==> flow/design.v <==
module mult(y,a,b);  
	output logic [15:0] y;
	input  logic [7:0] a,b;
	logic [15:0] y_tmp;
	logic [7:0]  a_tmp;
	logic [7:0]  b_tmp;
	logic [14:0] c1;
	logic [10:0] c2;            
	logic [14:0] out1;
	logic [12:0] out2;
	logic [10:0] out3;
	logic [8:0]  out4;
	logic [14:0] m_temp0;
	logic [13:0] m_temp1;
	logic [12:0] m_temp2;
	logic [11:0] m_temp3;
	logic [10:0] m_temp4;
	logic [9:0]  m_temp5;
	logic [8:0]  m_temp6;
	logic [7:0]  m_temp7;
	always_comb
		begin
			if(a[7])
				begin
					a_tmp = ~a+1'b1;
					if(b[7])
						begin
							b_tmp = ~b+1'b1;
							y = y_tmp ;
						end
					else
						begin
							b_tmp = b;
							y = ~y_tmp+1'b1;
						end
				end
			else
				begin
					a_tmp = a;
					if(b[7])
						begin
							b_tmp = ~b+1'b1;
							y = ~y_tmp+1'b1;
						end
					else
						begin
							b_tmp = b;
							y = y_tmp;
						end
				end
		end
	always_comb
		begin
			out1 = m_temp0 + m_temp1;
			out2 = m_temp2 + m_temp3;
			out3 = m_temp4 + m_temp5;
			out4 = m_temp6 + m_temp7;
			c1   = out1    + out2;
			c2   = out3    + out4;
			y_tmp= c1      + c2;
		end
	always_comb
		begin		
			m_temp0[14:7] = b_tmp[7]?a_tmp:8'b00000000;
			m_temp0[6:0]  = 7'b0000000;
			m_temp1[13:6] = b_tmp[6]?a_tmp:8'b00000000;
			m_temp1[5:0]  = 6'b000000;
			m_temp2[12:5] = b_tmp[5]?a_tmp:8'b00000000;
			m_temp2[4:0]  = 5'b00000;
			m_temp3[11:4] = b_tmp[4]?a_tmp:8'b00000000;
			m_temp3[3:0]  = 4'b0000;
			m_temp4[10:3] = b_tmp[3]?a_tmp:8'b00000000;
			m_temp4[2:0]  = 3'b000;
			m_temp5[9:2]  = b_tmp[2]?a_tmp:8'b00000000;
			m_temp5[1:0]  = 2'b00;
			m_temp6[8:1]  = b_tmp[1]?a_tmp:8'b00000000;
			m_temp6[0]    = 1'b0;
			m_temp7       = b_tmp[0]?a_tmp:8'b00000000;
		end
endmodule
	module cnm(rep,imp,rea,ima,req,imq);  
	output logic signed[15:0] rep, imp;
	input  logic signed[7:0] rea, req, ima, imq;
	logic signed[15:0] y0,y1,y2,y3;
	mult reaXreq (.y(y0), .a(rea), .b(req));
	mult imaXimq (.y(y1), .a(ima), .b(imq));
	mult reaXimq (.y(y2), .a(rea), .b(imq));
	mult imaXreq (.y(y3), .a(ima), .b(req));
	always_comb
		begin
			rep = y0-y1;
			imp = y2+y3;
		end
endmodule
module cnm_top (
    input  logic               clk,
    input  logic               rst,
    input  logic               in_valid,
    input  logic signed [7:0]  rea,
    input  logic signed [7:0]  ima,
    input  logic signed [7:0]  req,
    input  logic signed [7:0]  imq,
    output logic               out_valid,
    output logic signed [15:0] rep,
    output logic signed [15:0] imp
);
    logic signed [7:0]  rea_r, ima_r, req_r, imq_r;
    logic               valid_r;
    logic signed [15:0] rep_c, imp_c;
    cnm cnm (.rep(rep_c), .imp(imp_c), .rea(rea_r), .ima(ima_r), .req(req_r), .imq(imq_r));
    always_ff @(posedge clk) begin
        rea_r <= rea;
        ima_r <= ima;
        req_r <= req;
        imq_r <= imq;
        rep   <= rep_c;
        imp   <= imp_c;
        if (rst) begin
            valid_r   <= 1'b0;
            out_valid <= 1'b0;
        end else begin
            valid_r   <= in_valid;
            out_valid <= valid_r;
        end
    end
endmodule
---- From RTL to reports: cnm_top ----
Tool output for the design above, in the order of the flow.
Lines are those of the file above, counted from 1.
Operators carry their Yosys type and port widths (W data, S select, Z words).
Library cell names are shortened.
Not given: -
design
  design top .............................. cnm_top
  clock ................................... clk
  library ................................. sky130hd
  library corner .......................... tt_025C_1v80

---- Word-level counts ----
Counts by Yosys on the flattened word-level netlist (proc, flatten, opt, wreduce; memories kept). Register bits leave out memories and registers merged into their read ports (data or address); mux counts leave out enables and synchronous resets folded into registers. Print and check cells are left out. Cells with the same type and inputs are merged into one.
bit counts
  flip-flop bits (word level) ............. 66
  output and inout port bits .............. 33
operators by class
  add/subtract/negate cells ............... 38
  muxes and demuxes ....................... 48
  bitwise operators ....................... 8
operator list
  cell                     number
  $mux W8                  36
  $mux W16                 12
  $add A15 B11 Y16         4
  $add A16 B1 Y16 const B  4
  $not A16 Y16             4
  $add A15 B13 Y15         4
  $add A15 B14 Y15         4
  $add A13 B12 Y13         4
  $add A11 B10 Y11         4
  $add A11 B9 Y11          4
  $add A9 B8 Y9            4
  $add A8 B1 Y8 const B    4
  $not A8 Y8               4
  $add A16 B16 Y16         1
  $sub A16 B16 Y16         1

---- Longest topological paths ----
Longest topological path by Yosys (ltp), each cell counted once; first at word level (registers and memories cut), then after technology mapping (sequential cells cut; the memories' decode and read muxes count).
depth
  depth in word-level cells ............... 12
  ABC_AREA ................................ 0
  gate-level depth with buffers ........... 38
  mapped depth without buffers ............ 36

---- Mapped cells and area ----
Source: synth_stat.txt of the flow (Yosys; design flattened, memories mapped). It holds for the ABC_AREA given above (unset counts as 0); a run with the other value may have another netlist.
cells by type
  cell type  number  area in all (um^2)
  ha_1       194     2.43E+03
  fa_1       70      1.4E+03
  dfxtp_1    66      1.32E+03
  xnor2_1    146     1.28E+03
  xor2_1     106     928.39
  nor2_1     236     885.85
  inv_1      168     630.605
  a21oi_1    116     580.557
  nand2_1    145     544.272
  o21bai_1   41      307.795
  a21o_1     40      300.288
  o21ai_0    30      150.144
  nor2b_1    20      125.12
  nand3_1    23      115.11
  clkbuf_1   27      101.347
  nand2b_1   16      100.096
  a211oi_1   13      97.594
  o21a_1     12      90.086
Not listed: further types 39, cells in them 147.
mapped netlist
  cell count .............................. 1616
  cell area after synthesis ............... 12465.7 um^2
  sequential area ......................... 1321.3 um^2
  flip-flop cells ......................... 66
  buffers ................................. 28
By module: a second synthesis without flattening, with its own total; a netlist apart from the flattened one above.
unflattened totals
  cell total of the unflattened synthesis .. 1827
  area total of the unflattened synthesis .. 14337.5 um^2
Each row is one instance without its submodules.
modules
  module   times used  cells  area (um^2)  sequential area (um^2)
  mult     4           385    2861.5       0.0
  cnm      1           219    1557.7       0.0
  cnm_top  1           68     1333.8       1321.3

---- Worst setup path after synthesis ----
Path of least setup slack by OpenSTA after synthesis, without wires, with an ideal clock, recovery checks aside; 20% of the period is set as input and as output delay. Where synthesis merged equal registers, the netlist keeps one of their names.
path after synthesis
  path kind ............................... reg2reg
  start point ............................. register req_r[0]
  end point ............................... register imp[15]
  clock period ............................ 7000 ps
  setup time .............................. 130 ps
  time at the first pin ................... 0 ps
  arrival time ............................ 7140 ps
  data required time ...................... 6870 ps
  setup slack ............................. -270 ps
  delay of the path ....................... 7270 ps
  driving pins on the path ................ 28
  synthesis period reached ................ 7270 ps
"delay of the path" = arrival - input delay + setup time.
"driving pins on the path" counts driving pins, that of a launching flip-flop among them; a cell with two outputs on the path counts twice.
"synthesis period reached" is the clock period less the worst setup slack; recovery checks do not enter. This is arithmetic on one report: input and output delays are still those of the set period (20% each).
Between the ends stands the longest chain of elaborated cells between them, by number of cells; it is not shown to be the way that was timed. Of several equally long chains one is given.
Each line given opens the expression or statement behind the cell; cells for indexed reads and writes are added by Yosys, which also makes memories of some case tables.
on the way, after synthesis
  cells stage by stage .................... dfxtp_1 clkbuf_1 inv_1 clkbuf_1 ha_1 mux2i_1 clkbuf_1 nor2_1 ha_1 fa_1 xnor2_1 fa_1 inv_1 ha_1 fa_1 ha_1 fa_1 nor4_1 or3b_2 nand2_1 xnor2_1 ha_1 and3_1 a311oi_1 a21oi_1 a31oi_1 o21ai_0 xnor3_1
  cells in the longest elaborated chain ... 12
RTL lines, path after synthesis
  item              line  source
  from (decl)       107   logic signed [7:0]  rea_r, ima_r, req_r, imq_r;
  from (assign)     114   req_r <= req;
  $not A8 Y8        42    b_tmp = ~b+1'b1;
  $add A8 B1 Y8     42
  $mux W8           40    if(b[7])
  $mux W8           78    m_temp7 = b_tmp[0]?a_tmp:8'b00000000;
  $add A9 B8 Y9     57    out4 = m_temp6 + m_temp7;
  $add A11 B9 Y11   59    c2 = out3 + out4;
  $add A15 B11 Y16  60    y_tmp= c1 + c2;
  $not A16 Y16      43    y = ~y_tmp+1'b1;
  $add A16 B1 Y16   43
  $mux W16          40
  $mux W16          23    if(a[7])
  $add A16 B16 Y16  92    imp = y2+y3;
  to (assign)       117   imp   <= imp_c;
  to (decl)         105   output logic signed [15:0] imp

---- Worst path after layout ----
Path of least setup slack in the final report of entry B (OpenROAD, finished layout, wires in). Where an end is a register, its clock arrival counts in the times.
The report prints the path's times to 10 ps; the period is as set.
path post-layout
  path kind ............................... reg2reg
  start point ............................. register rea_r[0]
  end point ............................... register rep[14]
  clock period ............................ 7620 ps
  setup time .............................. 140 ps
  time at the first pin ................... 400 ps
  arrival time ............................ 7570 ps
  data required time ...................... 7880 ps
  setup slack ............................. 310 ps
  driving pins on the path ................ 32
Between the ends stands the longest chain of elaborated cells between them, by number of cells; it is not shown to be the way that was timed. Of several equally long chains one is given.
on the way, post-layout
  cells stage by stage .................... dfxtp_1 buf_4 or3_1 nand2_1 xor2_1 buf_4 nor2_1 ha_1 xor2_1 fa_1 inv_1 ha_1 fa_1 a21oi_1 nor2_1 nor2_1 o21bai_1 a21oi_1 xnor2_1 ha_1 or2_2 a21oi_1 a21oi_1 nand2_1 xor2_2 nand4_1 o21ai_0 xor2_1 ha_1 mux2_2 a311oi_1 o311ai_1
  cells in the longest elaborated chain ... 12
RTL lines, path post-layout
  item              line  source
  from (decl)       107   logic signed [7:0]  rea_r, ima_r, req_r, imq_r;
  from (assign)     112   rea_r <= rea;
  $not A8 Y8        25    a_tmp = ~a+1'b1;
  $add A8 B1 Y8     25
  $mux W8           23    if(a[7])
  $mux W8           78    m_temp7 = b_tmp[0]?a_tmp:8'b00000000;
  $add A9 B8 Y9     57    out4 = m_temp6 + m_temp7;
  $add A11 B9 Y11   59    c2 = out3 + out4;
  $add A15 B11 Y16  60    y_tmp= c1 + c2;
  $not A16 Y16      43    y = ~y_tmp+1'b1;
  $add A16 B1 Y16   43
  $mux W16          40    if(b[7])
  $mux W16          23
  $sub A16 B16 Y16  91    rep = y0-y1;
  to (assign)       116   rep   <= rep_c;
  to (decl)         104   output logic signed [15:0] rep,

Memo
Re: implementation data of cnm_top

Stored flow runs of cnm_top (2 of them; Yosys, OpenROAD, sky130hd). They differ in their settings and are not a sequence. Constraints: input delay and output delay 20% of the set period each, output load 0.01 pF.
"achieved clock period" is the run's clock period less its worst setup slack. It is reckoned from that one timing run; input and output delays stay at 20% of the period that was set.
"worst path time" is the time allowed to the run's worst setup path (the clock period less input and output delay, where it has them) less its slack. Clock arrival times count: a late capture clock shortens it, a late launch clock lengthens it.
"worst path time" is given in steps of 10 ps.

======== entry A ========
==> flow/run.sh <==
#!/bin/bash
# the make line also repeats the synthesis and layout settings of config.mk as NAME=value (left out here)
make -C /OpenROAD-flow-scripts/flow DESIGN_CONFIG=/design/flow/config.mk WORK_HOME=/design/flow/orfs CLKGATE_MAP_FILE= finish
==> flow/config.mk <==
export PLATFORM = sky130hd
export DESIGN_NAME = cnm_top
export DESIGN_NICKNAME = cnm_top
export VERILOG_FILES = /design/flow/design.v
export SDC_FILE = /design/flow/constraint.sdc
export NUM_CORES = 4
export LEC_CHECK = 0
export CAP_MARGIN = 20
export CELL_PAD_IN_SITES_DETAIL_PLACEMENT = 1
export CORE_ASPECT_RATIO = 0.99
export CORE_MARGIN = 2
export CORE_UTILIZATION = 57
export CTS_CLUSTER_DIAMETER = 265
export GPL_ROUTABILITY_DRIVEN = 0
export HOLD_SLACK_MARGIN = 0.05
export MIN_ROUTING_LAYER = met1
export SETUP_SLACK_MARGIN = 0.03
export SLEW_MARGIN = 20
export TNS_END_PERCENT = 95
==> flow/constraint.sdc <==
create_clock -name core_clock -period 4.32 [get_ports {clk}]
set_input_delay 0.8640 -clock core_clock [delete_from_list [all_inputs] [get_ports {clk}]]
set_output_delay 0.8640 -clock core_clock [all_outputs]
set_load 0.01 [all_outputs]

-------- entry A --------
  no results, placement failed with DPL-0033

======== entry B ========
==> flow/run.sh <==
#!/bin/bash
# the make line also repeats the synthesis and layout settings of config.mk as NAME=value (left out here)
make -C /OpenROAD-flow-scripts/flow DESIGN_CONFIG=/design/flow/config.mk WORK_HOME=/design/flow/orfs CLKGATE_MAP_FILE= finish
==> flow/config.mk <==
export PLATFORM = sky130hd
export DESIGN_NAME = cnm_top
export DESIGN_NICKNAME = cnm_top
export VERILOG_FILES = /design/flow/design.v
export SDC_FILE = /design/flow/constraint.sdc
export NUM_CORES = 4
export LEC_CHECK = 0
export CAP_MARGIN = 25
export CELL_PAD_IN_SITES_DETAIL_PLACEMENT = 1
export CORE_ASPECT_RATIO = 0.81
export CORE_MARGIN = 2
export CORE_UTILIZATION = 35
export CTS_CLUSTER_SIZE = 17
export MIN_ROUTING_LAYER = met2
export PLACE_DENSITY_LB_ADDON = 0.11
export SLEW_MARGIN = 10
==> flow/constraint.sdc <==
create_clock -name core_clock -period 7.62 [get_ports {clk}]
set_input_delay 1.5240 -clock core_clock [delete_from_list [all_inputs] [get_ports {clk}]]
set_output_delay 1.5240 -clock core_clock [all_outputs]
set_load 0.01 [all_outputs]

-------- measured, entry B --------
  area of the standard cells in the finished layout .. 14756.7 um^2
  worst path time ......................... 7310 ps
  worst path kind ......................... reg2reg
  lowest setup slack ...................... 312 ps
  achieved clock period ................... 7308 ps
  final setup TNS ......................... 0 ps
  worst hold slack in the final report .... 450 ps
  total die area .......................... 37150.0 um^2
  utilization of the finished layout ...... 41.8 %
  netlist area reported by Yosys .......... 12465.7 um^2
